==> flow/design.v <==
module EntryBox(Ai, Bi, Pi, Gi);
  input Ai, Bi;
  output Pi, Gi;
  wire Pi, Gi;
  xor(Pi, Ai, Bi);
  and(Gi, Ai, Bi);
endmodule
module GenerateBox(Pi, Gi, Gki, G);
  input Pi, Gi, Gki;
  output G;
  wire G;
  wire w1, w2;
  and(w1, Pi, Gki);
  or(G, w1, Gi);
endmodule
module PropagateBox(Pi, Gi, Pki, Gki, P, G);
  input Pi, Gi, Pki, Gki;
  output P, G;
  wire P, G;
  and(P, Pi, Pki);  
  GenerateBox gbox(.Pi(Pi), .Gi(Gi), .Gki(Gki), .G(G));
endmodule
module SumBlock(Pi, Gki, Si);
  input Pi, Gki;
  output Si;
  wire Si;
  xor(Si, Pi, Gki);
endmodule
`timescale 1ns / 1ns
module KoggeStoneAdder8bit(A, B, Ci, S, Co);
  input Ci;
  input [7:0] A, B;
  output [7:0] S;
  output Co;
  wire [7:0] S;
  wire Co;
  wire P00, P01, P02, P03, P04, P05, P06, P07;
  wire G00, G01, G02, G03, G04, G05, G06, G07;
  wire P11, P12, P13, P14, P15, P16, P17;
  wire G10, G11, G12, G13, G14, G15, G16, G17;
  wire P23, P24, P25, P26, P27;
  wire G21, G22, G23, G24, G25, G26, G27;
  wire P37;
  wire G33, G34, G35, G36;
  EntryBox E0(.Ai(A[0]), .Bi(B[0]), .Pi(P00), .Gi(G00));
  EntryBox E1(.Ai(A[1]), .Bi(B[1]), .Pi(P01), .Gi(G01));
  EntryBox E2(.Ai(A[2]), .Bi(B[2]), .Pi(P02), .Gi(G02));
  EntryBox E3(.Ai(A[3]), .Bi(B[3]), .Pi(P03), .Gi(G03));
  EntryBox E4(.Ai(A[4]), .Bi(B[4]), .Pi(P04), .Gi(G04));
  EntryBox E5(.Ai(A[5]), .Bi(B[5]), .Pi(P05), .Gi(G05));
  EntryBox E6(.Ai(A[6]), .Bi(B[6]), .Pi(P06), .Gi(G06));
  EntryBox E7(.Ai(A[7]), .Bi(B[7]), .Pi(P07), .Gi(G07));
  GenerateBox  GB10 (.Pi(P00), .Gi(G00), .Gki(Ci),  .G(G10));
  PropagateBox PB11 (.Pi(P01), .Gi(G01), .Pki(P00), .Gki(G00), .P(P11), .G(G11));
  PropagateBox PB12 (.Pi(P02), .Gi(G02), .Pki(P01), .Gki(G01), .P(P12), .G(G12));
  PropagateBox PB13 (.Pi(P03), .Gi(G03), .Pki(P02), .Gki(G02), .P(P13), .G(G13));
  PropagateBox PB14 (.Pi(P04), .Gi(G04), .Pki(P03), .Gki(G03), .P(P14), .G(G14));
  PropagateBox PB15 (.Pi(P05), .Gi(G05), .Pki(P04), .Gki(G04), .P(P15), .G(G15));
  PropagateBox PB16 (.Pi(P06), .Gi(G06), .Pki(P05), .Gki(G05), .P(P16), .G(G16));
  PropagateBox PB17 (.Pi(P07), .Gi(G07), .Pki(P06), .Gki(G06), .P(P17), .G(G17));
  GenerateBox  GB21 (.Pi(P11), .Gi(G11), .Gki(Ci),  .G(G21));
  GenerateBox  GB22 (.Pi(P12), .Gi(G12), .Gki(G10), .G(G22));
  PropagateBox PB23 (.Pi(P13), .Gi(G13), .Pki(P11), .Gki(G11), .P(P23), .G(G23));
  PropagateBox PB24 (.Pi(P14), .Gi(G14), .Pki(P12), .Gki(G12), .P(P24), .G(G24));
  PropagateBox PB25 (.Pi(P15), .Gi(G15), .Pki(P13), .Gki(G13), .P(P25), .G(G25));
  PropagateBox PB26 (.Pi(P16), .Gi(G16), .Pki(P14), .Gki(G14), .P(P26), .G(G26));
  PropagateBox PB27 (.Pi(P17), .Gi(G17), .Pki(P15), .Gki(G15), .P(P27), .G(G27));
  GenerateBox  GB33 (.Pi(P23), .Gi(G23), .Gki(Ci),  .G(G33));
  GenerateBox  GB34 (.Pi(P24), .Gi(G24), .Gki(G10), .G(G34));
  GenerateBox  GB35 (.Pi(P25), .Gi(G25), .Gki(G21), .G(G35));
  GenerateBox  GB36 (.Pi(P26), .Gi(G26), .Gki(G22), .G(G36));
  PropagateBox PB37 (.Pi(P27), .Gi(G27), .Pki(P23), .Gki(G23), .P(P37), .G(G37));
  GenerateBox  GB47 (.Pi(P37), .Gi(G37), .Gki(Ci), .G(Co)); 
  SumBlock S0(.Pi(P00), .Gki(Ci),  .Si(S[0]));
  SumBlock S1(.Pi(P01), .Gki(G10), .Si(S[1]));
  SumBlock S2(.Pi(P02), .Gki(G21), .Si(S[2]));
  SumBlock S3(.Pi(P03), .Gki(G22), .Si(S[3]));
  SumBlock S4(.Pi(P04), .Gki(G33), .Si(S[4]));
  SumBlock S5(.Pi(P05), .Gki(G34), .Si(S[5]));
  SumBlock S6(.Pi(P06), .Gki(G35), .Si(S[6]));
  SumBlock S7(.Pi(P07), .Gki(G36), .Si(S[7]));
endmodule
`timescale 1ns / 1ns
module KSA_24bit(Ci, A, B, S, Co);
	input Ci;						 
	input [23:0] A, B;			 
	output wire [23:0] S;		 
	output wire Co;				 
	wire W1, W2;
	KoggeStoneAdder8bit KSA0(.A(A[7:0]),   .B(B[7:0]),   .Ci(Ci), .S(S[7:0]),   .Co(W1));
	KoggeStoneAdder8bit KSA1(.A(A[15:8]),  .B(B[15:8]),  .Ci(W1), .S(S[15:8]),  .Co(W2));
	KoggeStoneAdder8bit KSA2(.A(A[23:16]), .B(B[23:16]), .Ci(W2), .S(S[23:16]), .Co(Co));
endmodule
`timescale 1ns / 1ns
module KSA_48bit(Ci, A, B, S, Co);
	input Ci;						 
	input [47:0] A, B;			 
	output wire [47:0] S;		 
	output wire Co;				 
	wire W1, W2, W3, W4, W5;
	KoggeStoneAdder8bit KSA0(.A(A[7:0]),   .B(B[7:0]),   .Ci(Ci), .S(S[7:0]),   .Co(W1));
	KoggeStoneAdder8bit KSA1(.A(A[15:8]),  .B(B[15:8]),  .Ci(W1), .S(S[15:8]),  .Co(W2));
	KoggeStoneAdder8bit KSA2(.A(A[23:16]), .B(B[23:16]), .Ci(W2), .S(S[23:16]), .Co(W3));
	KoggeStoneAdder8bit KSA3(.A(A[31:24]), .B(B[31:24]), .Ci(W3), .S(S[31:24]), .Co(W4));
	KoggeStoneAdder8bit KSA4(.A(A[39:32]), .B(B[39:32]), .Ci(W4), .S(S[39:32]), .Co(W5));
	KoggeStoneAdder8bit KSA5(.A(A[47:40]), .B(B[47:40]), .Ci(W5), .S(S[47:40]), .Co(Co));
endmodule
module Mux(sel,in0,in1,out);
input wire sel;
input wire [23:0] in0,in1;
output wire [23:0] out;
assign out=(sel)? in1:in0;
endmodule
`timescale 1ns / 1ps
module FSA_24bit_u(Multiplicand, Multiplier, Result);
	input wire [23:0] Multiplicand;
	input wire [23:0] Multiplier;
	output wire [47:0] Result;
	wire [47:0] W0,	 W1,  W2,  W3,  W4,  W5,  W6,  W7,  W8,  W9,  W10, W11;
	wire [47:0] W12, W13, W14, W15, W16, W17, W18, W19, W20, W21;
	wire [23:0] WAND0,	WAND1,	WAND2,	WAND3,	WAND4,	WAND5,	WAND6,	WAND7; 
	wire [23:0] WAND8,	WAND9,	WAND10, WAND11, WAND12, WAND13, WAND14, WAND15; 
	wire [23:0] WAND16, WAND17, WAND18, WAND19, WAND20, WAND21, WAND22, WAND23;
	and(WAND0[0], Multiplicand[0], Multiplier[0]);
	and(WAND0[1], Multiplicand[1], Multiplier[0]);
	and(WAND0[2], Multiplicand[2], Multiplier[0]);
	and(WAND0[3], Multiplicand[3], Multiplier[0]);
	and(WAND0[4], Multiplicand[4], Multiplier[0]);
	and(WAND0[5], Multiplicand[5], Multiplier[0]);
	and(WAND0[6], Multiplicand[6], Multiplier[0]);
	and(WAND0[7], Multiplicand[7], Multiplier[0]);
	and(WAND0[8], Multiplicand[8], Multiplier[0]);
	and(WAND0[9], Multiplicand[9], Multiplier[0]);
	and(WAND0[10], Multiplicand[10], Multiplier[0]);
	and(WAND0[11], Multiplicand[11], Multiplier[0]);
	and(WAND0[12], Multiplicand[12], Multiplier[0]);
	and(WAND0[13], Multiplicand[13], Multiplier[0]);
	and(WAND0[14], Multiplicand[14], Multiplier[0]);
	and(WAND0[15], Multiplicand[15], Multiplier[0]);
	and(WAND0[16], Multiplicand[16], Multiplier[0]);
	and(WAND0[17], Multiplicand[17], Multiplier[0]);
	and(WAND0[18], Multiplicand[18], Multiplier[0]);
	and(WAND0[19], Multiplicand[19], Multiplier[0]);
	and(WAND0[20], Multiplicand[20], Multiplier[0]);
	and(WAND0[21], Multiplicand[21], Multiplier[0]);
	and(WAND0[22], Multiplicand[22], Multiplier[0]);
	and(WAND0[23], Multiplicand[23], Multiplier[0]);
	and(WAND1[0], Multiplicand[0], Multiplier[1]);
	and(WAND1[1], Multiplicand[1], Multiplier[1]);
	and(WAND1[2], Multiplicand[2], Multiplier[1]);
	and(WAND1[3], Multiplicand[3], Multiplier[1]);
	and(WAND1[4], Multiplicand[4], Multiplier[1]);
	and(WAND1[5], Multiplicand[5], Multiplier[1]);
	and(WAND1[6], Multiplicand[6], Multiplier[1]);
	and(WAND1[7], Multiplicand[7], Multiplier[1]);
	and(WAND1[8], Multiplicand[8], Multiplier[1]);
	and(WAND1[9], Multiplicand[9], Multiplier[1]);
	and(WAND1[10], Multiplicand[10], Multiplier[1]);
	and(WAND1[11], Multiplicand[11], Multiplier[1]);
	and(WAND1[12], Multiplicand[12], Multiplier[1]);
	and(WAND1[13], Multiplicand[13], Multiplier[1]);
	and(WAND1[14], Multiplicand[14], Multiplier[1]);
	and(WAND1[15], Multiplicand[15], Multiplier[1]);
	and(WAND1[16], Multiplicand[16], Multiplier[1]);
	and(WAND1[17], Multiplicand[17], Multiplier[1]);
	and(WAND1[18], Multiplicand[18], Multiplier[1]);
	and(WAND1[19], Multiplicand[19], Multiplier[1]);
	and(WAND1[20], Multiplicand[20], Multiplier[1]);
	and(WAND1[21], Multiplicand[21], Multiplier[1]);
	and(WAND1[22], Multiplicand[22], Multiplier[1]);
	and(WAND1[23], Multiplicand[23], Multiplier[1]);
	and(WAND2[0], Multiplicand[0], Multiplier[2]);
	and(WAND2[1], Multiplicand[1], Multiplier[2]);
	and(WAND2[2], Multiplicand[2], Multiplier[2]);
	and(WAND2[3], Multiplicand[3], Multiplier[2]);
	and(WAND2[4], Multiplicand[4], Multiplier[2]);
	and(WAND2[5], Multiplicand[5], Multiplier[2]);
	and(WAND2[6], Multiplicand[6], Multiplier[2]);
	and(WAND2[7], Multiplicand[7], Multiplier[2]);
	and(WAND2[8], Multiplicand[8], Multiplier[2]);
	and(WAND2[9], Multiplicand[9], Multiplier[2]);
	and(WAND2[10], Multiplicand[10], Multiplier[2]);
	and(WAND2[11], Multiplicand[11], Multiplier[2]);
	and(WAND2[12], Multiplicand[12], Multiplier[2]);
	and(WAND2[13], Multiplicand[13], Multiplier[2]);
	and(WAND2[14], Multiplicand[14], Multiplier[2]);
	and(WAND2[15], Multiplicand[15], Multiplier[2]);
	and(WAND2[16], Multiplicand[16], Multiplier[2]);
	and(WAND2[17], Multiplicand[17], Multiplier[2]);
	and(WAND2[18], Multiplicand[18], Multiplier[2]);
	and(WAND2[19], Multiplicand[19], Multiplier[2]);
	and(WAND2[20], Multiplicand[20], Multiplier[2]);
	and(WAND2[21], Multiplicand[21], Multiplier[2]);
	and(WAND2[22], Multiplicand[22], Multiplier[2]);
	and(WAND2[23], Multiplicand[23], Multiplier[2]);
	and(WAND3[0], Multiplicand[0], Multiplier[3]);
	and(WAND3[1], Multiplicand[1], Multiplier[3]);
	and(WAND3[2], Multiplicand[2], Multiplier[3]);
	and(WAND3[3], Multiplicand[3], Multiplier[3]);
	and(WAND3[4], Multiplicand[4], Multiplier[3]);
	and(WAND3[5], Multiplicand[5], Multiplier[3]);
	and(WAND3[6], Multiplicand[6], Multiplier[3]);
	and(WAND3[7], Multiplicand[7], Multiplier[3]);
	and(WAND3[8], Multiplicand[8], Multiplier[3]);
	and(WAND3[9], Multiplicand[9], Multiplier[3]);
	and(WAND3[10], Multiplicand[10], Multiplier[3]);
	and(WAND3[11], Multiplicand[11], Multiplier[3]);
	and(WAND3[12], Multiplicand[12], Multiplier[3]);
	and(WAND3[13], Multiplicand[13], Multiplier[3]);
	and(WAND3[14], Multiplicand[14], Multiplier[3]);
	and(WAND3[15], Multiplicand[15], Multiplier[3]);
	and(WAND3[16], Multiplicand[16], Multiplier[3]);
	and(WAND3[17], Multiplicand[17], Multiplier[3]);
	and(WAND3[18], Multiplicand[18], Multiplier[3]);
	and(WAND3[19], Multiplicand[19], Multiplier[3]);
	and(WAND3[20], Multiplicand[20], Multiplier[3]);
	and(WAND3[21], Multiplicand[21], Multiplier[3]);
	and(WAND3[22], Multiplicand[22], Multiplier[3]);
	and(WAND3[23], Multiplicand[23], Multiplier[3]);
	and(WAND4[0], Multiplicand[0], Multiplier[4]);
	and(WAND4[1], Multiplicand[1], Multiplier[4]);
	and(WAND4[2], Multiplicand[2], Multiplier[4]);
	and(WAND4[3], Multiplicand[3], Multiplier[4]);
	and(WAND4[4], Multiplicand[4], Multiplier[4]);
	and(WAND4[5], Multiplicand[5], Multiplier[4]);
	and(WAND4[6], Multiplicand[6], Multiplier[4]);
	and(WAND4[7], Multiplicand[7], Multiplier[4]);
	and(WAND4[8], Multiplicand[8], Multiplier[4]);
	and(WAND4[9], Multiplicand[9], Multiplier[4]);
	and(WAND4[10], Multiplicand[10], Multiplier[4]);
	and(WAND4[11], Multiplicand[11], Multiplier[4]);
	and(WAND4[12], Multiplicand[12], Multiplier[4]);
	and(WAND4[13], Multiplicand[13], Multiplier[4]);
	and(WAND4[14], Multiplicand[14], Multiplier[4]);
	and(WAND4[15], Multiplicand[15], Multiplier[4]);
	and(WAND4[16], Multiplicand[16], Multiplier[4]);
	and(WAND4[17], Multiplicand[17], Multiplier[4]);
	and(WAND4[18], Multiplicand[18], Multiplier[4]);
	and(WAND4[19], Multiplicand[19], Multiplier[4]);
	and(WAND4[20], Multiplicand[20], Multiplier[4]);
	and(WAND4[21], Multiplicand[21], Multiplier[4]);
	and(WAND4[22], Multiplicand[22], Multiplier[4]);
	and(WAND4[23], Multiplicand[23], Multiplier[4]);
	and(WAND5[0], Multiplicand[0], Multiplier[5]);
	and(WAND5[1], Multiplicand[1], Multiplier[5]);
	and(WAND5[2], Multiplicand[2], Multiplier[5]);
	and(WAND5[3], Multiplicand[3], Multiplier[5]);
	and(WAND5[4], Multiplicand[4], Multiplier[5]);
	and(WAND5[5], Multiplicand[5], Multiplier[5]);
	and(WAND5[6], Multiplicand[6], Multiplier[5]);
	and(WAND5[7], Multiplicand[7], Multiplier[5]);
	and(WAND5[8], Multiplicand[8], Multiplier[5]);
	and(WAND5[9], Multiplicand[9], Multiplier[5]);
	and(WAND5[10], Multiplicand[10], Multiplier[5]);
	and(WAND5[11], Multiplicand[11], Multiplier[5]);
	and(WAND5[12], Multiplicand[12], Multiplier[5]);
	and(WAND5[13], Multiplicand[13], Multiplier[5]);
	and(WAND5[14], Multiplicand[14], Multiplier[5]);
	and(WAND5[15], Multiplicand[15], Multiplier[5]);
	and(WAND5[16], Multiplicand[16], Multiplier[5]);
	and(WAND5[17], Multiplicand[17], Multiplier[5]);
	and(WAND5[18], Multiplicand[18], Multiplier[5]);
	and(WAND5[19], Multiplicand[19], Multiplier[5]);
	and(WAND5[20], Multiplicand[20], Multiplier[5]);
	and(WAND5[21], Multiplicand[21], Multiplier[5]);
	and(WAND5[22], Multiplicand[22], Multiplier[5]);
	and(WAND5[23], Multiplicand[23], Multiplier[5]);
	and(WAND6[0], Multiplicand[0], Multiplier[6]);
	and(WAND6[1], Multiplicand[1], Multiplier[6]);
	and(WAND6[2], Multiplicand[2], Multiplier[6]);
	and(WAND6[3], Multiplicand[3], Multiplier[6]);
	and(WAND6[4], Multiplicand[4], Multiplier[6]);
	and(WAND6[5], Multiplicand[5], Multiplier[6]);
	and(WAND6[6], Multiplicand[6], Multiplier[6]);
	and(WAND6[7], Multiplicand[7], Multiplier[6]);
	and(WAND6[8], Multiplicand[8], Multiplier[6]);
	and(WAND6[9], Multiplicand[9], Multiplier[6]);
	and(WAND6[10], Multiplicand[10], Multiplier[6]);
	and(WAND6[11], Multiplicand[11], Multiplier[6]);
	and(WAND6[12], Multiplicand[12], Multiplier[6]);
	and(WAND6[13], Multiplicand[13], Multiplier[6]);
	and(WAND6[14], Multiplicand[14], Multiplier[6]);
	and(WAND6[15], Multiplicand[15], Multiplier[6]);
	and(WAND6[16], Multiplicand[16], Multiplier[6]);
	and(WAND6[17], Multiplicand[17], Multiplier[6]);
	and(WAND6[18], Multiplicand[18], Multiplier[6]);
	and(WAND6[19], Multiplicand[19], Multiplier[6]);
	and(WAND6[20], Multiplicand[20], Multiplier[6]);
	and(WAND6[21], Multiplicand[21], Multiplier[6]);
	and(WAND6[22], Multiplicand[22], Multiplier[6]);
	and(WAND6[23], Multiplicand[23], Multiplier[6]);
	and(WAND7[0], Multiplicand[0], Multiplier[7]);
	and(WAND7[1], Multiplicand[1], Multiplier[7]);
	and(WAND7[2], Multiplicand[2], Multiplier[7]);
	and(WAND7[3], Multiplicand[3], Multiplier[7]);
	and(WAND7[4], Multiplicand[4], Multiplier[7]);
	and(WAND7[5], Multiplicand[5], Multiplier[7]);
	and(WAND7[6], Multiplicand[6], Multiplier[7]);
	and(WAND7[7], Multiplicand[7], Multiplier[7]);
	and(WAND7[8], Multiplicand[8], Multiplier[7]);
	and(WAND7[9], Multiplicand[9], Multiplier[7]);
	and(WAND7[10], Multiplicand[10], Multiplier[7]);
	and(WAND7[11], Multiplicand[11], Multiplier[7]);
	and(WAND7[12], Multiplicand[12], Multiplier[7]);
	and(WAND7[13], Multiplicand[13], Multiplier[7]);
	and(WAND7[14], Multiplicand[14], Multiplier[7]);
	and(WAND7[15], Multiplicand[15], Multiplier[7]);
	and(WAND7[16], Multiplicand[16], Multiplier[7]);
	and(WAND7[17], Multiplicand[17], Multiplier[7]);
	and(WAND7[18], Multiplicand[18], Multiplier[7]);
	and(WAND7[19], Multiplicand[19], Multiplier[7]);
	and(WAND7[20], Multiplicand[20], Multiplier[7]);
	and(WAND7[21], Multiplicand[21], Multiplier[7]);
	and(WAND7[22], Multiplicand[22], Multiplier[7]);
	and(WAND7[23], Multiplicand[23], Multiplier[7]);
	and(WAND8[0], Multiplicand[0], Multiplier[8]);
	and(WAND8[1], Multiplicand[1], Multiplier[8]);
	and(WAND8[2], Multiplicand[2], Multiplier[8]);
	and(WAND8[3], Multiplicand[3], Multiplier[8]);
	and(WAND8[4], Multiplicand[4], Multiplier[8]);
	and(WAND8[5], Multiplicand[5], Multiplier[8]);
	and(WAND8[6], Multiplicand[6], Multiplier[8]);
	and(WAND8[7], Multiplicand[7], Multiplier[8]);
	and(WAND8[8], Multiplicand[8], Multiplier[8]);
	and(WAND8[9], Multiplicand[9], Multiplier[8]);
	and(WAND8[10], Multiplicand[10], Multiplier[8]);
	and(WAND8[11], Multiplicand[11], Multiplier[8]);
	and(WAND8[12], Multiplicand[12], Multiplier[8]);
	and(WAND8[13], Multiplicand[13], Multiplier[8]);
	and(WAND8[14], Multiplicand[14], Multiplier[8]);
	and(WAND8[15], Multiplicand[15], Multiplier[8]);
	and(WAND8[16], Multiplicand[16], Multiplier[8]);
	and(WAND8[17], Multiplicand[17], Multiplier[8]);
	and(WAND8[18], Multiplicand[18], Multiplier[8]);
	and(WAND8[19], Multiplicand[19], Multiplier[8]);
	and(WAND8[20], Multiplicand[20], Multiplier[8]);
	and(WAND8[21], Multiplicand[21], Multiplier[8]);
	and(WAND8[22], Multiplicand[22], Multiplier[8]);
	and(WAND8[23], Multiplicand[23], Multiplier[8]);
	and(WAND9[0], Multiplicand[0], Multiplier[9]);
	and(WAND9[1], Multiplicand[1], Multiplier[9]);
	and(WAND9[2], Multiplicand[2], Multiplier[9]);
	and(WAND9[3], Multiplicand[3], Multiplier[9]);
	and(WAND9[4], Multiplicand[4], Multiplier[9]);
	and(WAND9[5], Multiplicand[5], Multiplier[9]);
	and(WAND9[6], Multiplicand[6], Multiplier[9]);
	and(WAND9[7], Multiplicand[7], Multiplier[9]);
	and(WAND9[8], Multiplicand[8], Multiplier[9]);
	and(WAND9[9], Multiplicand[9], Multiplier[9]);
	and(WAND9[10], Multiplicand[10], Multiplier[9]);
	and(WAND9[11], Multiplicand[11], Multiplier[9]);
	and(WAND9[12], Multiplicand[12], Multiplier[9]);
	and(WAND9[13], Multiplicand[13], Multiplier[9]);
	and(WAND9[14], Multiplicand[14], Multiplier[9]);
	and(WAND9[15], Multiplicand[15], Multiplier[9]);
	and(WAND9[16], Multiplicand[16], Multiplier[9]);
	and(WAND9[17], Multiplicand[17], Multiplier[9]);
	and(WAND9[18], Multiplicand[18], Multiplier[9]);
	and(WAND9[19], Multiplicand[19], Multiplier[9]);
	and(WAND9[20], Multiplicand[20], Multiplier[9]);
	and(WAND9[21], Multiplicand[21], Multiplier[9]);
	and(WAND9[22], Multiplicand[22], Multiplier[9]);
	and(WAND9[23], Multiplicand[23], Multiplier[9]);
	and(WAND10[0], Multiplicand[0], Multiplier[10]);
	and(WAND10[1], Multiplicand[1], Multiplier[10]);
	and(WAND10[2], Multiplicand[2], Multiplier[10]);
	and(WAND10[3], Multiplicand[3], Multiplier[10]);
	and(WAND10[4], Multiplicand[4], Multiplier[10]);
	and(WAND10[5], Multiplicand[5], Multiplier[10]);
	and(WAND10[6], Multiplicand[6], Multiplier[10]);
	and(WAND10[7], Multiplicand[7], Multiplier[10]);
	and(WAND10[8], Multiplicand[8], Multiplier[10]);
	and(WAND10[9], Multiplicand[9], Multiplier[10]);
	and(WAND10[10], Multiplicand[10], Multiplier[10]);
	and(WAND10[11], Multiplicand[11], Multiplier[10]);
	and(WAND10[12], Multiplicand[12], Multiplier[10]);
	and(WAND10[13], Multiplicand[13], Multiplier[10]);
	and(WAND10[14], Multiplicand[14], Multiplier[10]);
	and(WAND10[15], Multiplicand[15], Multiplier[10]);
	and(WAND10[16], Multiplicand[16], Multiplier[10]);
	and(WAND10[17], Multiplicand[17], Multiplier[10]);
	and(WAND10[18], Multiplicand[18], Multiplier[10]);
	and(WAND10[19], Multiplicand[19], Multiplier[10]);
	and(WAND10[20], Multiplicand[20], Multiplier[10]);
	and(WAND10[21], Multiplicand[21], Multiplier[10]);
	and(WAND10[22], Multiplicand[22], Multiplier[10]);
	and(WAND10[23], Multiplicand[23], Multiplier[10]);
	and(WAND11[0], Multiplicand[0], Multiplier[11]);
	and(WAND11[1], Multiplicand[1], Multiplier[11]);
	and(WAND11[2], Multiplicand[2], Multiplier[11]);
	and(WAND11[3], Multiplicand[3], Multiplier[11]);
	and(WAND11[4], Multiplicand[4], Multiplier[11]);
	and(WAND11[5], Multiplicand[5], Multiplier[11]);
	and(WAND11[6], Multiplicand[6], Multiplier[11]);
	and(WAND11[7], Multiplicand[7], Multiplier[11]);
	and(WAND11[8], Multiplicand[8], Multiplier[11]);
	and(WAND11[9], Multiplicand[9], Multiplier[11]);
	and(WAND11[10], Multiplicand[10], Multiplier[11]);
	and(WAND11[11], Multiplicand[11], Multiplier[11]);
	and(WAND11[12], Multiplicand[12], Multiplier[11]);
	and(WAND11[13], Multiplicand[13], Multiplier[11]);
	and(WAND11[14], Multiplicand[14], Multiplier[11]);
	and(WAND11[15], Multiplicand[15], Multiplier[11]);
	and(WAND11[16], Multiplicand[16], Multiplier[11]);
	and(WAND11[17], Multiplicand[17], Multiplier[11]);
	and(WAND11[18], Multiplicand[18], Multiplier[11]);
	and(WAND11[19], Multiplicand[19], Multiplier[11]);
	and(WAND11[20], Multiplicand[20], Multiplier[11]);
	and(WAND11[21], Multiplicand[21], Multiplier[11]);
	and(WAND11[22], Multiplicand[22], Multiplier[11]);
	and(WAND11[23], Multiplicand[23], Multiplier[11]);
	and(WAND12[0], Multiplicand[0], Multiplier[12]);
	and(WAND12[1], Multiplicand[1], Multiplier[12]);
	and(WAND12[2], Multiplicand[2], Multiplier[12]);
	and(WAND12[3], Multiplicand[3], Multiplier[12]);
	and(WAND12[4], Multiplicand[4], Multiplier[12]);
	and(WAND12[5], Multiplicand[5], Multiplier[12]);
	and(WAND12[6], Multiplicand[6], Multiplier[12]);
	and(WAND12[7], Multiplicand[7], Multiplier[12]);
	and(WAND12[8], Multiplicand[8], Multiplier[12]);
	and(WAND12[9], Multiplicand[9], Multiplier[12]);
	and(WAND12[10], Multiplicand[10], Multiplier[12]);
	and(WAND12[11], Multiplicand[11], Multiplier[12]);
	and(WAND12[12], Multiplicand[12], Multiplier[12]);
	and(WAND12[13], Multiplicand[13], Multiplier[12]);
	and(WAND12[14], Multiplicand[14], Multiplier[12]);
	and(WAND12[15], Multiplicand[15], Multiplier[12]);
	and(WAND12[16], Multiplicand[16], Multiplier[12]);
	and(WAND12[17], Multiplicand[17], Multiplier[12]);
	and(WAND12[18], Multiplicand[18], Multiplier[12]);
	and(WAND12[19], Multiplicand[19], Multiplier[12]);
	and(WAND12[20], Multiplicand[20], Multiplier[12]);
	and(WAND12[21], Multiplicand[21], Multiplier[12]);
	and(WAND12[22], Multiplicand[22], Multiplier[12]);
	and(WAND12[23], Multiplicand[23], Multiplier[12]);
	and(WAND13[0], Multiplicand[0], Multiplier[13]);
	and(WAND13[1], Multiplicand[1], Multiplier[13]);
	and(WAND13[2], Multiplicand[2], Multiplier[13]);
	and(WAND13[3], Multiplicand[3], Multiplier[13]);
	and(WAND13[4], Multiplicand[4], Multiplier[13]);
	and(WAND13[5], Multiplicand[5], Multiplier[13]);
	and(WAND13[6], Multiplicand[6], Multiplier[13]);
	and(WAND13[7], Multiplicand[7], Multiplier[13]);
	and(WAND13[8], Multiplicand[8], Multiplier[13]);
	and(WAND13[9], Multiplicand[9], Multiplier[13]);
	and(WAND13[10], Multiplicand[10], Multiplier[13]);
	and(WAND13[11], Multiplicand[11], Multiplier[13]);
	and(WAND13[12], Multiplicand[12], Multiplier[13]);
	and(WAND13[13], Multiplicand[13], Multiplier[13]);
	and(WAND13[14], Multiplicand[14], Multiplier[13]);
	and(WAND13[15], Multiplicand[15], Multiplier[13]);
	and(WAND13[16], Multiplicand[16], Multiplier[13]);
	and(WAND13[17], Multiplicand[17], Multiplier[13]);
	and(WAND13[18], Multiplicand[18], Multiplier[13]);
	and(WAND13[19], Multiplicand[19], Multiplier[13]);
	and(WAND13[20], Multiplicand[20], Multiplier[13]);
	and(WAND13[21], Multiplicand[21], Multiplier[13]);
	and(WAND13[22], Multiplicand[22], Multiplier[13]);
	and(WAND13[23], Multiplicand[23], Multiplier[13]);
	and(WAND14[0], Multiplicand[0], Multiplier[14]);
	and(WAND14[1], Multiplicand[1], Multiplier[14]);
	and(WAND14[2], Multiplicand[2], Multiplier[14]);
	and(WAND14[3], Multiplicand[3], Multiplier[14]);
	and(WAND14[4], Multiplicand[4], Multiplier[14]);
	and(WAND14[5], Multiplicand[5], Multiplier[14]);
	and(WAND14[6], Multiplicand[6], Multiplier[14]);
	and(WAND14[7], Multiplicand[7], Multiplier[14]);
	and(WAND14[8], Multiplicand[8], Multiplier[14]);
	and(WAND14[9], Multiplicand[9], Multiplier[14]);
	and(WAND14[10], Multiplicand[10], Multiplier[14]);
	and(WAND14[11], Multiplicand[11], Multiplier[14]);
	and(WAND14[12], Multiplicand[12], Multiplier[14]);
	and(WAND14[13], Multiplicand[13], Multiplier[14]);
	and(WAND14[14], Multiplicand[14], Multiplier[14]);
	and(WAND14[15], Multiplicand[15], Multiplier[14]);
	and(WAND14[16], Multiplicand[16], Multiplier[14]);
	and(WAND14[17], Multiplicand[17], Multiplier[14]);
	and(WAND14[18], Multiplicand[18], Multiplier[14]);
	and(WAND14[19], Multiplicand[19], Multiplier[14]);
	and(WAND14[20], Multiplicand[20], Multiplier[14]);
	and(WAND14[21], Multiplicand[21], Multiplier[14]);
	and(WAND14[22], Multiplicand[22], Multiplier[14]);
	and(WAND14[23], Multiplicand[23], Multiplier[14]);
	and(WAND15[0], Multiplicand[0], Multiplier[15]);
	and(WAND15[1], Multiplicand[1], Multiplier[15]);
	and(WAND15[2], Multiplicand[2], Multiplier[15]);
	and(WAND15[3], Multiplicand[3], Multiplier[15]);
	and(WAND15[4], Multiplicand[4], Multiplier[15]);
	and(WAND15[5], Multiplicand[5], Multiplier[15]);
	and(WAND15[6], Multiplicand[6], Multiplier[15]);
	and(WAND15[7], Multiplicand[7], Multiplier[15]);
	and(WAND15[8], Multiplicand[8], Multiplier[15]);
	and(WAND15[9], Multiplicand[9], Multiplier[15]);
	and(WAND15[10], Multiplicand[10], Multiplier[15]);
	and(WAND15[11], Multiplicand[11], Multiplier[15]);
	and(WAND15[12], Multiplicand[12], Multiplier[15]);
	and(WAND15[13], Multiplicand[13], Multiplier[15]);
	and(WAND15[14], Multiplicand[14], Multiplier[15]);
	and(WAND15[15], Multiplicand[15], Multiplier[15]);
	and(WAND15[16], Multiplicand[16], Multiplier[15]);
	and(WAND15[17], Multiplicand[17], Multiplier[15]);
	and(WAND15[18], Multiplicand[18], Multiplier[15]);
	and(WAND15[19], Multiplicand[19], Multiplier[15]);
	and(WAND15[20], Multiplicand[20], Multiplier[15]);
	and(WAND15[21], Multiplicand[21], Multiplier[15]);
	and(WAND15[22], Multiplicand[22], Multiplier[15]);
	and(WAND15[23], Multiplicand[23], Multiplier[15]);
	and(WAND16[0], Multiplicand[0], Multiplier[16]);
	and(WAND16[1], Multiplicand[1], Multiplier[16]);
	and(WAND16[2], Multiplicand[2], Multiplier[16]);
	and(WAND16[3], Multiplicand[3], Multiplier[16]);
	and(WAND16[4], Multiplicand[4], Multiplier[16]);
	and(WAND16[5], Multiplicand[5], Multiplier[16]);
	and(WAND16[6], Multiplicand[6], Multiplier[16]);
	and(WAND16[7], Multiplicand[7], Multiplier[16]);
	and(WAND16[8], Multiplicand[8], Multiplier[16]);
	and(WAND16[9], Multiplicand[9], Multiplier[16]);
	and(WAND16[10], Multiplicand[10], Multiplier[16]);
	and(WAND16[11], Multiplicand[11], Multiplier[16]);
	and(WAND16[12], Multiplicand[12], Multiplier[16]);
	and(WAND16[13], Multiplicand[13], Multiplier[16]);
	and(WAND16[14], Multiplicand[14], Multiplier[16]);
	and(WAND16[15], Multiplicand[15], Multiplier[16]);
	and(WAND16[16], Multiplicand[16], Multiplier[16]);
	and(WAND16[17], Multiplicand[17], Multiplier[16]);
	and(WAND16[18], Multiplicand[18], Multiplier[16]);
	and(WAND16[19], Multiplicand[19], Multiplier[16]);
	and(WAND16[20], Multiplicand[20], Multiplier[16]);
	and(WAND16[21], Multiplicand[21], Multiplier[16]);
	and(WAND16[22], Multiplicand[22], Multiplier[16]);
	and(WAND16[23], Multiplicand[23], Multiplier[16]);
	and(WAND17[0], Multiplicand[0], Multiplier[17]);
	and(WAND17[1], Multiplicand[1], Multiplier[17]);
	and(WAND17[2], Multiplicand[2], Multiplier[17]);
	and(WAND17[3], Multiplicand[3], Multiplier[17]);
	and(WAND17[4], Multiplicand[4], Multiplier[17]);
	and(WAND17[5], Multiplicand[5], Multiplier[17]);
	and(WAND17[6], Multiplicand[6], Multiplier[17]);
	and(WAND17[7], Multiplicand[7], Multiplier[17]);
	and(WAND17[8], Multiplicand[8], Multiplier[17]);
	and(WAND17[9], Multiplicand[9], Multiplier[17]);
	and(WAND17[10], Multiplicand[10], Multiplier[17]);
	and(WAND17[11], Multiplicand[11], Multiplier[17]);
	and(WAND17[12], Multiplicand[12], Multiplier[17]);
	and(WAND17[13], Multiplicand[13], Multiplier[17]);
	and(WAND17[14], Multiplicand[14], Multiplier[17]);
	and(WAND17[15], Multiplicand[15], Multiplier[17]);
	and(WAND17[16], Multiplicand[16], Multiplier[17]);
	and(WAND17[17], Multiplicand[17], Multiplier[17]);
	and(WAND17[18], Multiplicand[18], Multiplier[17]);
	and(WAND17[19], Multiplicand[19], Multiplier[17]);
	and(WAND17[20], Multiplicand[20], Multiplier[17]);
	and(WAND17[21], Multiplicand[21], Multiplier[17]);
	and(WAND17[22], Multiplicand[22], Multiplier[17]);
	and(WAND17[23], Multiplicand[23], Multiplier[17]);
	and(WAND18[0], Multiplicand[0], Multiplier[18]);
	and(WAND18[1], Multiplicand[1], Multiplier[18]);
	and(WAND18[2], Multiplicand[2], Multiplier[18]);
	and(WAND18[3], Multiplicand[3], Multiplier[18]);
	and(WAND18[4], Multiplicand[4], Multiplier[18]);
	and(WAND18[5], Multiplicand[5], Multiplier[18]);
	and(WAND18[6], Multiplicand[6], Multiplier[18]);
	and(WAND18[7], Multiplicand[7], Multiplier[18]);
	and(WAND18[8], Multiplicand[8], Multiplier[18]);
	and(WAND18[9], Multiplicand[9], Multiplier[18]);
	and(WAND18[10], Multiplicand[10], Multiplier[18]);
	and(WAND18[11], Multiplicand[11], Multiplier[18]);
	and(WAND18[12], Multiplicand[12], Multiplier[18]);
	and(WAND18[13], Multiplicand[13], Multiplier[18]);
	and(WAND18[14], Multiplicand[14], Multiplier[18]);
	and(WAND18[15], Multiplicand[15], Multiplier[18]);
	and(WAND18[16], Multiplicand[16], Multiplier[18]);
	and(WAND18[17], Multiplicand[17], Multiplier[18]);
	and(WAND18[18], Multiplicand[18], Multiplier[18]);
	and(WAND18[19], Multiplicand[19], Multiplier[18]);
	and(WAND18[20], Multiplicand[20], Multiplier[18]);
	and(WAND18[21], Multiplicand[21], Multiplier[18]);
	and(WAND18[22], Multiplicand[22], Multiplier[18]);
	and(WAND18[23], Multiplicand[23], Multiplier[18]);
	and(WAND19[0], Multiplicand[0], Multiplier[19]);
	and(WAND19[1], Multiplicand[1], Multiplier[19]);
	and(WAND19[2], Multiplicand[2], Multiplier[19]);
	and(WAND19[3], Multiplicand[3], Multiplier[19]);
	and(WAND19[4], Multiplicand[4], Multiplier[19]);
	and(WAND19[5], Multiplicand[5], Multiplier[19]);
	and(WAND19[6], Multiplicand[6], Multiplier[19]);
	and(WAND19[7], Multiplicand[7], Multiplier[19]);
	and(WAND19[8], Multiplicand[8], Multiplier[19]);
	and(WAND19[9], Multiplicand[9], Multiplier[19]);
	and(WAND19[10], Multiplicand[10], Multiplier[19]);
	and(WAND19[11], Multiplicand[11], Multiplier[19]);
	and(WAND19[12], Multiplicand[12], Multiplier[19]);
	and(WAND19[13], Multiplicand[13], Multiplier[19]);
	and(WAND19[14], Multiplicand[14], Multiplier[19]);
	and(WAND19[15], Multiplicand[15], Multiplier[19]);
	and(WAND19[16], Multiplicand[16], Multiplier[19]);
	and(WAND19[17], Multiplicand[17], Multiplier[19]);
	and(WAND19[18], Multiplicand[18], Multiplier[19]);
	and(WAND19[19], Multiplicand[19], Multiplier[19]);
	and(WAND19[20], Multiplicand[20], Multiplier[19]);
	and(WAND19[21], Multiplicand[21], Multiplier[19]);
	and(WAND19[22], Multiplicand[22], Multiplier[19]);
	and(WAND19[23], Multiplicand[23], Multiplier[19]);
	and(WAND20[0], Multiplicand[0], Multiplier[20]);
	and(WAND20[1], Multiplicand[1], Multiplier[20]);
	and(WAND20[2], Multiplicand[2], Multiplier[20]);
	and(WAND20[3], Multiplicand[3], Multiplier[20]);
	and(WAND20[4], Multiplicand[4], Multiplier[20]);
	and(WAND20[5], Multiplicand[5], Multiplier[20]);
	and(WAND20[6], Multiplicand[6], Multiplier[20]);
	and(WAND20[7], Multiplicand[7], Multiplier[20]);
	and(WAND20[8], Multiplicand[8], Multiplier[20]);
	and(WAND20[9], Multiplicand[9], Multiplier[20]);
	and(WAND20[10], Multiplicand[10], Multiplier[20]);
	and(WAND20[11], Multiplicand[11], Multiplier[20]);
	and(WAND20[12], Multiplicand[12], Multiplier[20]);
	and(WAND20[13], Multiplicand[13], Multiplier[20]);
	and(WAND20[14], Multiplicand[14], Multiplier[20]);
	and(WAND20[15], Multiplicand[15], Multiplier[20]);
	and(WAND20[16], Multiplicand[16], Multiplier[20]);
	and(WAND20[17], Multiplicand[17], Multiplier[20]);
	and(WAND20[18], Multiplicand[18], Multiplier[20]);
	and(WAND20[19], Multiplicand[19], Multiplier[20]);
	and(WAND20[20], Multiplicand[20], Multiplier[20]);
	and(WAND20[21], Multiplicand[21], Multiplier[20]);
	and(WAND20[22], Multiplicand[22], Multiplier[20]);
	and(WAND20[23], Multiplicand[23], Multiplier[20]);
	and(WAND21[0], Multiplicand[0], Multiplier[21]);
	and(WAND21[1], Multiplicand[1], Multiplier[21]);
	and(WAND21[2], Multiplicand[2], Multiplier[21]);
	and(WAND21[3], Multiplicand[3], Multiplier[21]);
	and(WAND21[4], Multiplicand[4], Multiplier[21]);
	and(WAND21[5], Multiplicand[5], Multiplier[21]);
	and(WAND21[6], Multiplicand[6], Multiplier[21]);
	and(WAND21[7], Multiplicand[7], Multiplier[21]);
	and(WAND21[8], Multiplicand[8], Multiplier[21]);
	and(WAND21[9], Multiplicand[9], Multiplier[21]);
	and(WAND21[10], Multiplicand[10], Multiplier[21]);
	and(WAND21[11], Multiplicand[11], Multiplier[21]);
	and(WAND21[12], Multiplicand[12], Multiplier[21]);
	and(WAND21[13], Multiplicand[13], Multiplier[21]);
	and(WAND21[14], Multiplicand[14], Multiplier[21]);
	and(WAND21[15], Multiplicand[15], Multiplier[21]);
	and(WAND21[16], Multiplicand[16], Multiplier[21]);
	and(WAND21[17], Multiplicand[17], Multiplier[21]);
	and(WAND21[18], Multiplicand[18], Multiplier[21]);
	and(WAND21[19], Multiplicand[19], Multiplier[21]);
	and(WAND21[20], Multiplicand[20], Multiplier[21]);
	and(WAND21[21], Multiplicand[21], Multiplier[21]);
	and(WAND21[22], Multiplicand[22], Multiplier[21]);
	and(WAND21[23], Multiplicand[23], Multiplier[21]);
	and(WAND22[0], Multiplicand[0], Multiplier[22]);
	and(WAND22[1], Multiplicand[1], Multiplier[22]);
	and(WAND22[2], Multiplicand[2], Multiplier[22]);
	and(WAND22[3], Multiplicand[3], Multiplier[22]);
	and(WAND22[4], Multiplicand[4], Multiplier[22]);
	and(WAND22[5], Multiplicand[5], Multiplier[22]);
	and(WAND22[6], Multiplicand[6], Multiplier[22]);
	and(WAND22[7], Multiplicand[7], Multiplier[22]);
	and(WAND22[8], Multiplicand[8], Multiplier[22]);
	and(WAND22[9], Multiplicand[9], Multiplier[22]);
	and(WAND22[10], Multiplicand[10], Multiplier[22]);
	and(WAND22[11], Multiplicand[11], Multiplier[22]);
	and(WAND22[12], Multiplicand[12], Multiplier[22]);
	and(WAND22[13], Multiplicand[13], Multiplier[22]);
	and(WAND22[14], Multiplicand[14], Multiplier[22]);
	and(WAND22[15], Multiplicand[15], Multiplier[22]);
	and(WAND22[16], Multiplicand[16], Multiplier[22]);
	and(WAND22[17], Multiplicand[17], Multiplier[22]);
	and(WAND22[18], Multiplicand[18], Multiplier[22]);
	and(WAND22[19], Multiplicand[19], Multiplier[22]);
	and(WAND22[20], Multiplicand[20], Multiplier[22]);
	and(WAND22[21], Multiplicand[21], Multiplier[22]);
	and(WAND22[22], Multiplicand[22], Multiplier[22]);
	and(WAND22[23], Multiplicand[23], Multiplier[22]);
	and(WAND23[0], Multiplicand[0], Multiplier[23]);
	and(WAND23[1], Multiplicand[1], Multiplier[23]);
	and(WAND23[2], Multiplicand[2], Multiplier[23]);
	and(WAND23[3], Multiplicand[3], Multiplier[23]);
	and(WAND23[4], Multiplicand[4], Multiplier[23]);
	and(WAND23[5], Multiplicand[5], Multiplier[23]);
	and(WAND23[6], Multiplicand[6], Multiplier[23]);
	and(WAND23[7], Multiplicand[7], Multiplier[23]);
	and(WAND23[8], Multiplicand[8], Multiplier[23]);
	and(WAND23[9], Multiplicand[9], Multiplier[23]);
	and(WAND23[10], Multiplicand[10], Multiplier[23]);
	and(WAND23[11], Multiplicand[11], Multiplier[23]);
	and(WAND23[12], Multiplicand[12], Multiplier[23]);
	and(WAND23[13], Multiplicand[13], Multiplier[23]);
	and(WAND23[14], Multiplicand[14], Multiplier[23]);
	and(WAND23[15], Multiplicand[15], Multiplier[23]);
	and(WAND23[16], Multiplicand[16], Multiplier[23]);
	and(WAND23[17], Multiplicand[17], Multiplier[23]);
	and(WAND23[18], Multiplicand[18], Multiplier[23]);
	and(WAND23[19], Multiplicand[19], Multiplier[23]);
	and(WAND23[20], Multiplicand[20], Multiplier[23]);
	and(WAND23[21], Multiplicand[21], Multiplier[23]);
	and(WAND23[22], Multiplicand[22], Multiplier[23]);
	and(WAND23[23], Multiplicand[23], Multiplier[23]);
	KSA_48bit KSA0  (.Ci(1'b0), .A({24'b0, WAND0}),         .B({23'b0, WAND1, 1'b0}),   .S(W0),  .Co());
	KSA_48bit KSA1  (.Ci(1'b0), .A({22'b0, WAND2, 2'b0}),   .B({21'b0, WAND3, 3'b0}),   .S(W1),  .Co());
	KSA_48bit KSA2  (.Ci(1'b0), .A({20'b0, WAND4, 4'b0}),   .B({19'b0, WAND5, 5'b0}),   .S(W2),  .Co());
	KSA_48bit KSA3  (.Ci(1'b0), .A({18'b0, WAND6, 6'b0}),   .B({17'b0, WAND7, 7'b0}),   .S(W3),  .Co());
	KSA_48bit KSA4  (.Ci(1'b0), .A({16'b0, WAND8, 8'b0}),   .B({15'b0, WAND9, 9'b0}),   .S(W4),  .Co());
	KSA_48bit KSA5  (.Ci(1'b0), .A({14'b0, WAND10, 10'b0}), .B({13'b0, WAND11, 11'b0}), .S(W5),  .Co());
	KSA_48bit KSA6  (.Ci(1'b0), .A({12'b0, WAND12, 12'b0}), .B({11'b0, WAND13, 13'b0}), .S(W6),  .Co());
	KSA_48bit KSA7  (.Ci(1'b0), .A({10'b0, WAND14, 14'b0}), .B({9'b0, WAND15, 15'b0}),  .S(W7),  .Co());
	KSA_48bit KSA8  (.Ci(1'b0), .A({8'b0, WAND16, 16'b0}),  .B({7'b0, WAND17, 17'b0}),  .S(W8),  .Co());
	KSA_48bit KSA9  (.Ci(1'b0), .A({6'b0, WAND18, 18'b0}),  .B({5'b0, WAND19, 19'b0}),  .S(W9),  .Co());
	KSA_48bit KSA10 (.Ci(1'b0), .A({4'b0, WAND20, 20'b0}),  .B({3'b0, WAND21, 21'b0}),  .S(W10), .Co());
	KSA_48bit KSA11 (.Ci(1'b0), .A({2'b0, WAND22, 22'b0}),  .B({1'b0, WAND23, 23'b0}),  .S(W11), .Co());
	KSA_48bit KSA12 (.Ci(1'b0), .A(W0),    .B(W1),    .S(W12),   .Co());
	KSA_48bit KSA13 (.Ci(1'b0), .A(W2),    .B(W3),    .S(W13),   .Co());
	KSA_48bit KSA14 (.Ci(1'b0), .A(W4),    .B(W5),    .S(W14),   .Co());
	KSA_48bit KSA15 (.Ci(1'b0), .A(W6),    .B(W7),    .S(W15),   .Co());
	KSA_48bit KSA16 (.Ci(1'b0), .A(W8),    .B(W9),    .S(W16),   .Co());
	KSA_48bit KSA17 (.Ci(1'b0), .A(W10),   .B(W11),   .S(W17),   .Co());
	KSA_48bit KSA18 (.Ci(1'b0), .A(W12),   .B(W13),   .S(W18),   .Co());
	KSA_48bit KSA19 (.Ci(1'b0), .A(W14),   .B(W15),   .S(W19),   .Co());
	KSA_48bit KSA20 (.Ci(1'b0), .A(W16),   .B(W17),   .S(W20),   .Co());
	KSA_48bit KSA21 (.Ci(1'b0), .A(W18),   .B(W19),   .S(W21),   .Co());
	KSA_48bit KSA22 (.Ci(1'b0), .A(W20),   .B(W21),   .S(Result),   .Co());
endmodule
`timescale 1ns / 1ps
module FloatMultiplier_rounding(Multiplicand, Multiplier, Result);
	input wire [31:0] Multiplicand;
	input wire [31:0] Multiplier;
	output wire [31:0] Result;
	wire [47:0] Wmult;
	wire [23:0] Wmux, Wround;
	wire [7:0] WE1;
	FSA_24bit_u Mult( .Multiplicand({1'b1,Multiplicand[22:0]}), .Multiplier({1'b1,Multiplier[22:0]}), .Result(Wmult));
	Mux m2to1( .sel(Wmult[47]), .in0(Wmult[45:22]), .in1(Wmult[46:23]), .out(Wmux));
	KSA_24bit addr( .Ci(Wmux[0]), .A({1'b0,Wmux[23:1]}), .B(24'b0), .S(Wround), .Co());
	assign Result[22:0] = Wround[22:0];
	KoggeStoneAdder8bit Add1( .A(Multiplicand[30:23]), .B(8'b10000001), .Ci(Wmult[47]), .S(WE1), .Co());
	KoggeStoneAdder8bit Add2( .A(WE1), .B(Multiplier[30:23]), .Ci(Wround[23]), .S(Result[30:23]), .Co());
	xor x1(Result[31],Multiplicand[31],Multiplier[31]);
endmodule
module Circle_Area_Calculator(clk, rst, radius, area);
  input wire clk, rst;
  input wire [31:0] radius;
  output reg [31:0] area;
  wire [31:0] Square_radius, Result;
  parameter Pi = 32'b01000000010010010000111111010000;
  FloatMultiplier_rounding FM0(.Multiplicand(radius), .Multiplier(radius), .Result(Square_radius));
  FloatMultiplier_rounding FM1(.Multiplicand(Square_radius), .Multiplier(Pi), .Result(Result));
  always @(posedge clk) begin
	if(rst) begin
		area[31:0] <= 1'b0;
	end else begin
		area[31:0] <= Result[31:0];
	end
  end
endmodule
* Reports on Circle_Area_Calculator
What the tools print for Circle_Area_Calculator, step after step. Line numbers count from 1 in the design file above. Operators carry their Yosys type and port widths (W data, S select, Z words). Library cell names are shortened. The mark -- stands for no value.
Set-up: top Circle_Area_Calculator, clock clk, cell library sky130hd, timing corner tt_025C_1v80

* Word level
Yosys after proc, flatten, opt, wreduce and memory -nomap, before mapping. Enables and synchronous resets that opt folds into registers are not counted as muxes. Memory bits, and registers merged into a memory's read port (data or address), are not among the register bits. Print and check cells are not counted. Equal cells are merged and count once.
Cells by class: bitwise gates (word level) 7074, multiplexer cells 2
Operators by type and width (count):
- $and A1 B1 Y1 | 3896
- $or A1 B1 Y1 | 1718
- $xor A1 B1 Y1 | 1447
- $mux W24 | 2
- $not A1 Y1 | 13
Bit counts: bits of input ports 34, register bits 31, output and inout port bits 32

* Logic depth
Depth = most cells in a row (Yosys ltp): at word level without a register or memory, in the mapped netlist without a sequential cell, where the memories' decode and read muxes count.
Depth: word-level depth 131, ABC_AREA 1, gate-level depth with buffers 155, depth with buffers taken out 153

* Synthesis result
The flow's flattened synthesis, as Yosys stat reports it; memories are mapped. The netlist is that of the ABC_AREA named above (0 if unset); the other value can give another one.
Mapped netlist: cells in the netlist 5045, mapped area 32427.4 µm², flip-flop cells 31
Cell types (count):
- ha_1 | 630
- inv_1 | 1077
- nand2_1 | 925
- xor2_1 | 364
- a21oi_1 | 512
- fa_1 | 104
- xnor2_1 | 221
- o21ai_0 | 241
- nand3_1 | 173
- nor2_1 | 226
- dfxtp_1 | 31
- o21bai_1 | 69
- clkbuf_1 | 74
- a21o_1 | 34
- nand2_2 | 38
- nor3_1 | 40
- nand2_4 | 17
- a31oi_1 | 28
Not listed: further types 51, cells in them 241.

* Worst setup path after synthesis
Path of least setup slack by OpenSTA after synthesis, without wires, with an ideal clock, recovery checks aside; 20% of the period is set as input and as output delay. Where synthesis merged equal registers, the netlist keeps one of their names.
Timing post-synthesis: path type input to register, start point in radius[4], end point reg area[28], time at the first pin 6.000 ns, delay of the path 20.492 ns, clock period 30.0 ns, path buffers 3, setup time 0.132 ns, stages 139, arrival time 26.360 ns, slack 3.507 ns, required time 29.868 ns, synthesis period reached 26.493 ns
"delay of the path" is the arrival time less input delay plus setup time. "stages" counts driving pins, that of a launching flip-flop among them; a cell with two outputs on the path counts twice. "synthesis period reached" = period - worst setup slack (recovery checks aside). The figure is calculated, with input and output delays left at 20% of the set period. Between the ends stands the longest chain of elaborated cells between them, by number of cells; it is not shown to be the way that was timed. Of several equally long chains one is given. Each line given opens the expression or statement behind the cell; cells for indexed reads and writes are added by Yosys, which also makes memories of some case tables.
On the way, post-synthesis: cells stage by stage clkbuf_1 clkbuf_1 nand2_1 inv_1 ha_1 inv_1 o21ai_0 and2_1 nor2_1 nor2_1 nor2_1 fa_1 xnor2_1 ha_1 nand2_1 o21ai_0 a21oi_1 o21bai_1 [... 103 more ...] nand2_4 nand2_8 buf_6 nand2_1 o21ai_4 nand3_2 nor2_2 nand3_1 nor4_1 ha_1 nand3_2 nor2_2 ha_1 nand2_1 nor2_1 inv_1 o21ai_1 a21oi_1, cells in the longest elaborated chain 130, elaborated cells between the ends (all ways) 5114, classes of those cells mux: 2; logic: 5112
Ends and longest elaborated chain, post-synthesis:
- from (decl) | RTL line 742 | input wire [31:0] radius;
- $and A1 B1 Y1 | RTL line 152 | and(WAND1[4], Multiplicand[4], Multiplier[1]);
- $xor A1 B1 Y1 | RTL line 5 | xor(Pi, Ai, Bi);
- $and A1 B1 Y1 | RTL line 13 | and(w1, Pi, Gki);
- $or A1 B1 Y1 | RTL line 14 | or(G, w1, Gi);
- $and A1 B1 Y1 | RTL line 13
- $or A1 B1 Y1 (2 in a row) | RTL line 14
- $and A1 B1 Y1 | RTL line 13
- [... 104 more ...]
- $or A1 B1 Y1 (2 in a row) | RTL line 14
- $and A1 B1 Y1 (3 in a row) | RTL line 13
- $xor A1 B1 Y1 | RTL line 27 | xor(Si, Pi, Gki);
- $mux W24 | RTL line 112 | assign out=(sel)? in1:in0;
- $and A1 B1 Y1 (3 in a row) | RTL line 20 | and(P, Pi, Pki);
- $and A1 B1 Y1 (7 in a row) | RTL line 13
- $xor A1 B1 Y1 | RTL line 27
- to (assign) | RTL line 750 | area[31:0] <= 1'b0;
- to (assign) | RTL line 752 | area[31:0] <= Result[31:0];
- to (decl) | RTL line 743 | output reg [31:0] area;

* Path in the finished layout
Path of least setup slack in the final report of record 2 (OpenROAD, finished layout, wires in). Where an end is a register, its clock arrival counts in the times.
Timing after layout: path type input to register, start point in radius[9], end point reg area[27], time at the first pin 3.66 ns, clock period 18.3 ns, slack -5.47 ns, required time 18.48 ns, path buffers 19, arrival time 23.94 ns, setup time 0.10 ns, stages 132
Between the ends stands the longest chain of elaborated cells between them, by number of cells; it is not shown to be the way that was timed. Of several equally long chains one is given.
On the way, after layout: cells stage by stage clkdlybuf4s50_1 buf_4 nand2_1 inv_1 ha_1 a21oi_1 o21bai_1 a21oi_1 o21ai_1 buf_4 a21o_1 a21oi_2 fa_1 buf_4 fa_1 o21ai_2 a21oi_1 o21bai_1 [... 96 more ...] nand2_1 nand2_1 buf_4 nand2_1 inv_1 nand2_1 nand2_2 nand2_2 nor4_4 ha_4 nand3_4 nor2_4 buf_6 buf_6 buf_6 buf_6 nand4_1 a21oi_2, cells in the longest elaborated chain 124, elaborated cells between the ends (all ways) 4892, classes of those cells mux: 2; logic: 4890
Ends and longest elaborated chain, after layout:
- from (decl) | RTL line 742 | input wire [31:0] radius;
- $and A1 B1 Y1 | RTL line 157 | and(WAND1[9], Multiplicand[9], Multiplier[1]);
- $xor A1 B1 Y1 | RTL line 5 | xor(Pi, Ai, Bi);
- $and A1 B1 Y1 | RTL line 13 | and(w1, Pi, Gki);
- $or A1 B1 Y1 | RTL line 14 | or(G, w1, Gi);
- $and A1 B1 Y1 | RTL line 13
- $or A1 B1 Y1 (2 in a row) | RTL line 14
- $xor A1 B1 Y1 | RTL line 27 | xor(Si, Pi, Gki);
- [... 99 more ...]
- $or A1 B1 Y1 (2 in a row) | RTL line 14
- $and A1 B1 Y1 (3 in a row) | RTL line 13
- $xor A1 B1 Y1 | RTL line 27
- $mux W24 | RTL line 112 | assign out=(sel)? in1:in0;
- $and A1 B1 Y1 (3 in a row) | RTL line 20 | and(P, Pi, Pki);
- $and A1 B1 Y1 (6 in a row) | RTL line 13
- $xor A1 B1 Y1 | RTL line 27
- to (assign) | RTL line 750 | area[31:0] <= 1'b0;
- to (assign) | RTL line 752 | area[31:0] <= Result[31:0];
- to (decl) | RTL line 743 | output reg [31:0] area;

--- measured runs ---
Below are 2 stored runs of the flow (Yosys, OpenROAD; platform sky130hd) on Circle_Area_Calculator, each with its settings and what was measured, unordered. Constraints: input delay and output delay 20% of the set period each, output load 0.01 pF.
By "clock period reached" is meant the clock period of the run minus its worst setup slack. This is arithmetic on one report: input and output delays are still those of the set period (20% each).
"worst path time" is the time allowed to the run's worst setup path (the clock period less input and output delay, where it has them) less its slack. Clock arrival times count: a late capture clock shortens it, a late launch clock lengthens it.

[record 1] flow files
==> flow/run.sh <==
#!/bin/bash
# the make line also repeats the synthesis and layout settings of config.mk as NAME=value (left out here)
make -C /OpenROAD-flow-scripts/flow DESIGN_CONFIG=/design/flow/config.mk WORK_HOME=/design/flow/orfs CLKGATE_MAP_FILE= finish
==> flow/config.mk <==
export PLATFORM = sky130hd
export DESIGN_NAME = Circle_Area_Calculator
export DESIGN_NICKNAME = Circle_Area_Calculator
export VERILOG_FILES = /design/flow/design.v
export SDC_FILE = /design/flow/constraint.sdc
export NUM_CORES = 4
export LEC_CHECK = 0
export ABC_AREA = 0
export CAP_MARGIN = 20
export CELL_PAD_IN_SITES_DETAIL_PLACEMENT = 2
export CORE_ASPECT_RATIO = 0.99
export CORE_MARGIN = 3
export CORE_UTILIZATION = 40
export CTS_CLUSTER_DIAMETER = 357
export CTS_CLUSTER_SIZE = 20
export GPL_ROUTABILITY_DRIVEN = 0
export MIN_ROUTING_LAYER = met2
export PLACE_DENSITY_LB_ADDON = 0.24
export SLEW_MARGIN = 20
export TNS_END_PERCENT = 85
==> flow/constraint.sdc <==
create_clock -name core_clock -period 30.0 [get_ports {clk}]
set_input_delay 6.0000 -clock core_clock [delete_from_list [all_inputs] [get_ports {clk}]]
set_output_delay 6.0000 -clock core_clock [all_outputs]
set_load 0.01 [all_outputs]

[record 1] result: no results, routing failed with GRT-0116

[record 2] flow files
==> flow/run.sh <==
#!/bin/bash
# the make line also repeats the synthesis and layout settings of config.mk as NAME=value (left out here)
make -C /OpenROAD-flow-scripts/flow DESIGN_CONFIG=/design/flow/config.mk WORK_HOME=/design/flow/orfs CLKGATE_MAP_FILE= finish
==> flow/config.mk <==
export PLATFORM = sky130hd
export DESIGN_NAME = Circle_Area_Calculator
export DESIGN_NICKNAME = Circle_Area_Calculator
export VERILOG_FILES = /design/flow/design.v
export SDC_FILE = /design/flow/constraint.sdc
export NUM_CORES = 4
export LEC_CHECK = 0
export ABC_AREA = 1
export CAP_MARGIN = 25
export CELL_PAD_IN_SITES_DETAIL_PLACEMENT = 0
export CORE_ASPECT_RATIO = 1.07
export CORE_MARGIN = 2
export CORE_UTILIZATION = 40
export CTS_CLUSTER_SIZE = 30
export GPL_TIMING_DRIVEN = 1
export MAX_ROUTING_LAYER = met5
export MIN_ROUTING_LAYER = met2
export SETUP_SLACK_MARGIN = 2.1
export SLEW_MARGIN = 35
==> flow/constraint.sdc <==
create_clock -name core_clock -period 18.3 [get_ports {clk}]
set_input_delay 3.6600 -clock core_clock [delete_from_list [all_inputs] [get_ports {clk}]]
set_output_delay 3.6600 -clock core_clock [all_outputs]
set_load 0.01 [all_outputs]

[record 2] result: worst path time 20.11 ns; kind of the worst setup path input to register; clock period reached 23.766 ns; synthesis area 32,427.4 µm²; die size 83,363.2 µm²; smallest setup slack -5.466 ns; standard-cell area after layout 49,886.6 µm²; utilization in the final report 61.8 %; worst hold slack in the final report 4.400 ns; total negative slack -149.953 ns
--- end ---
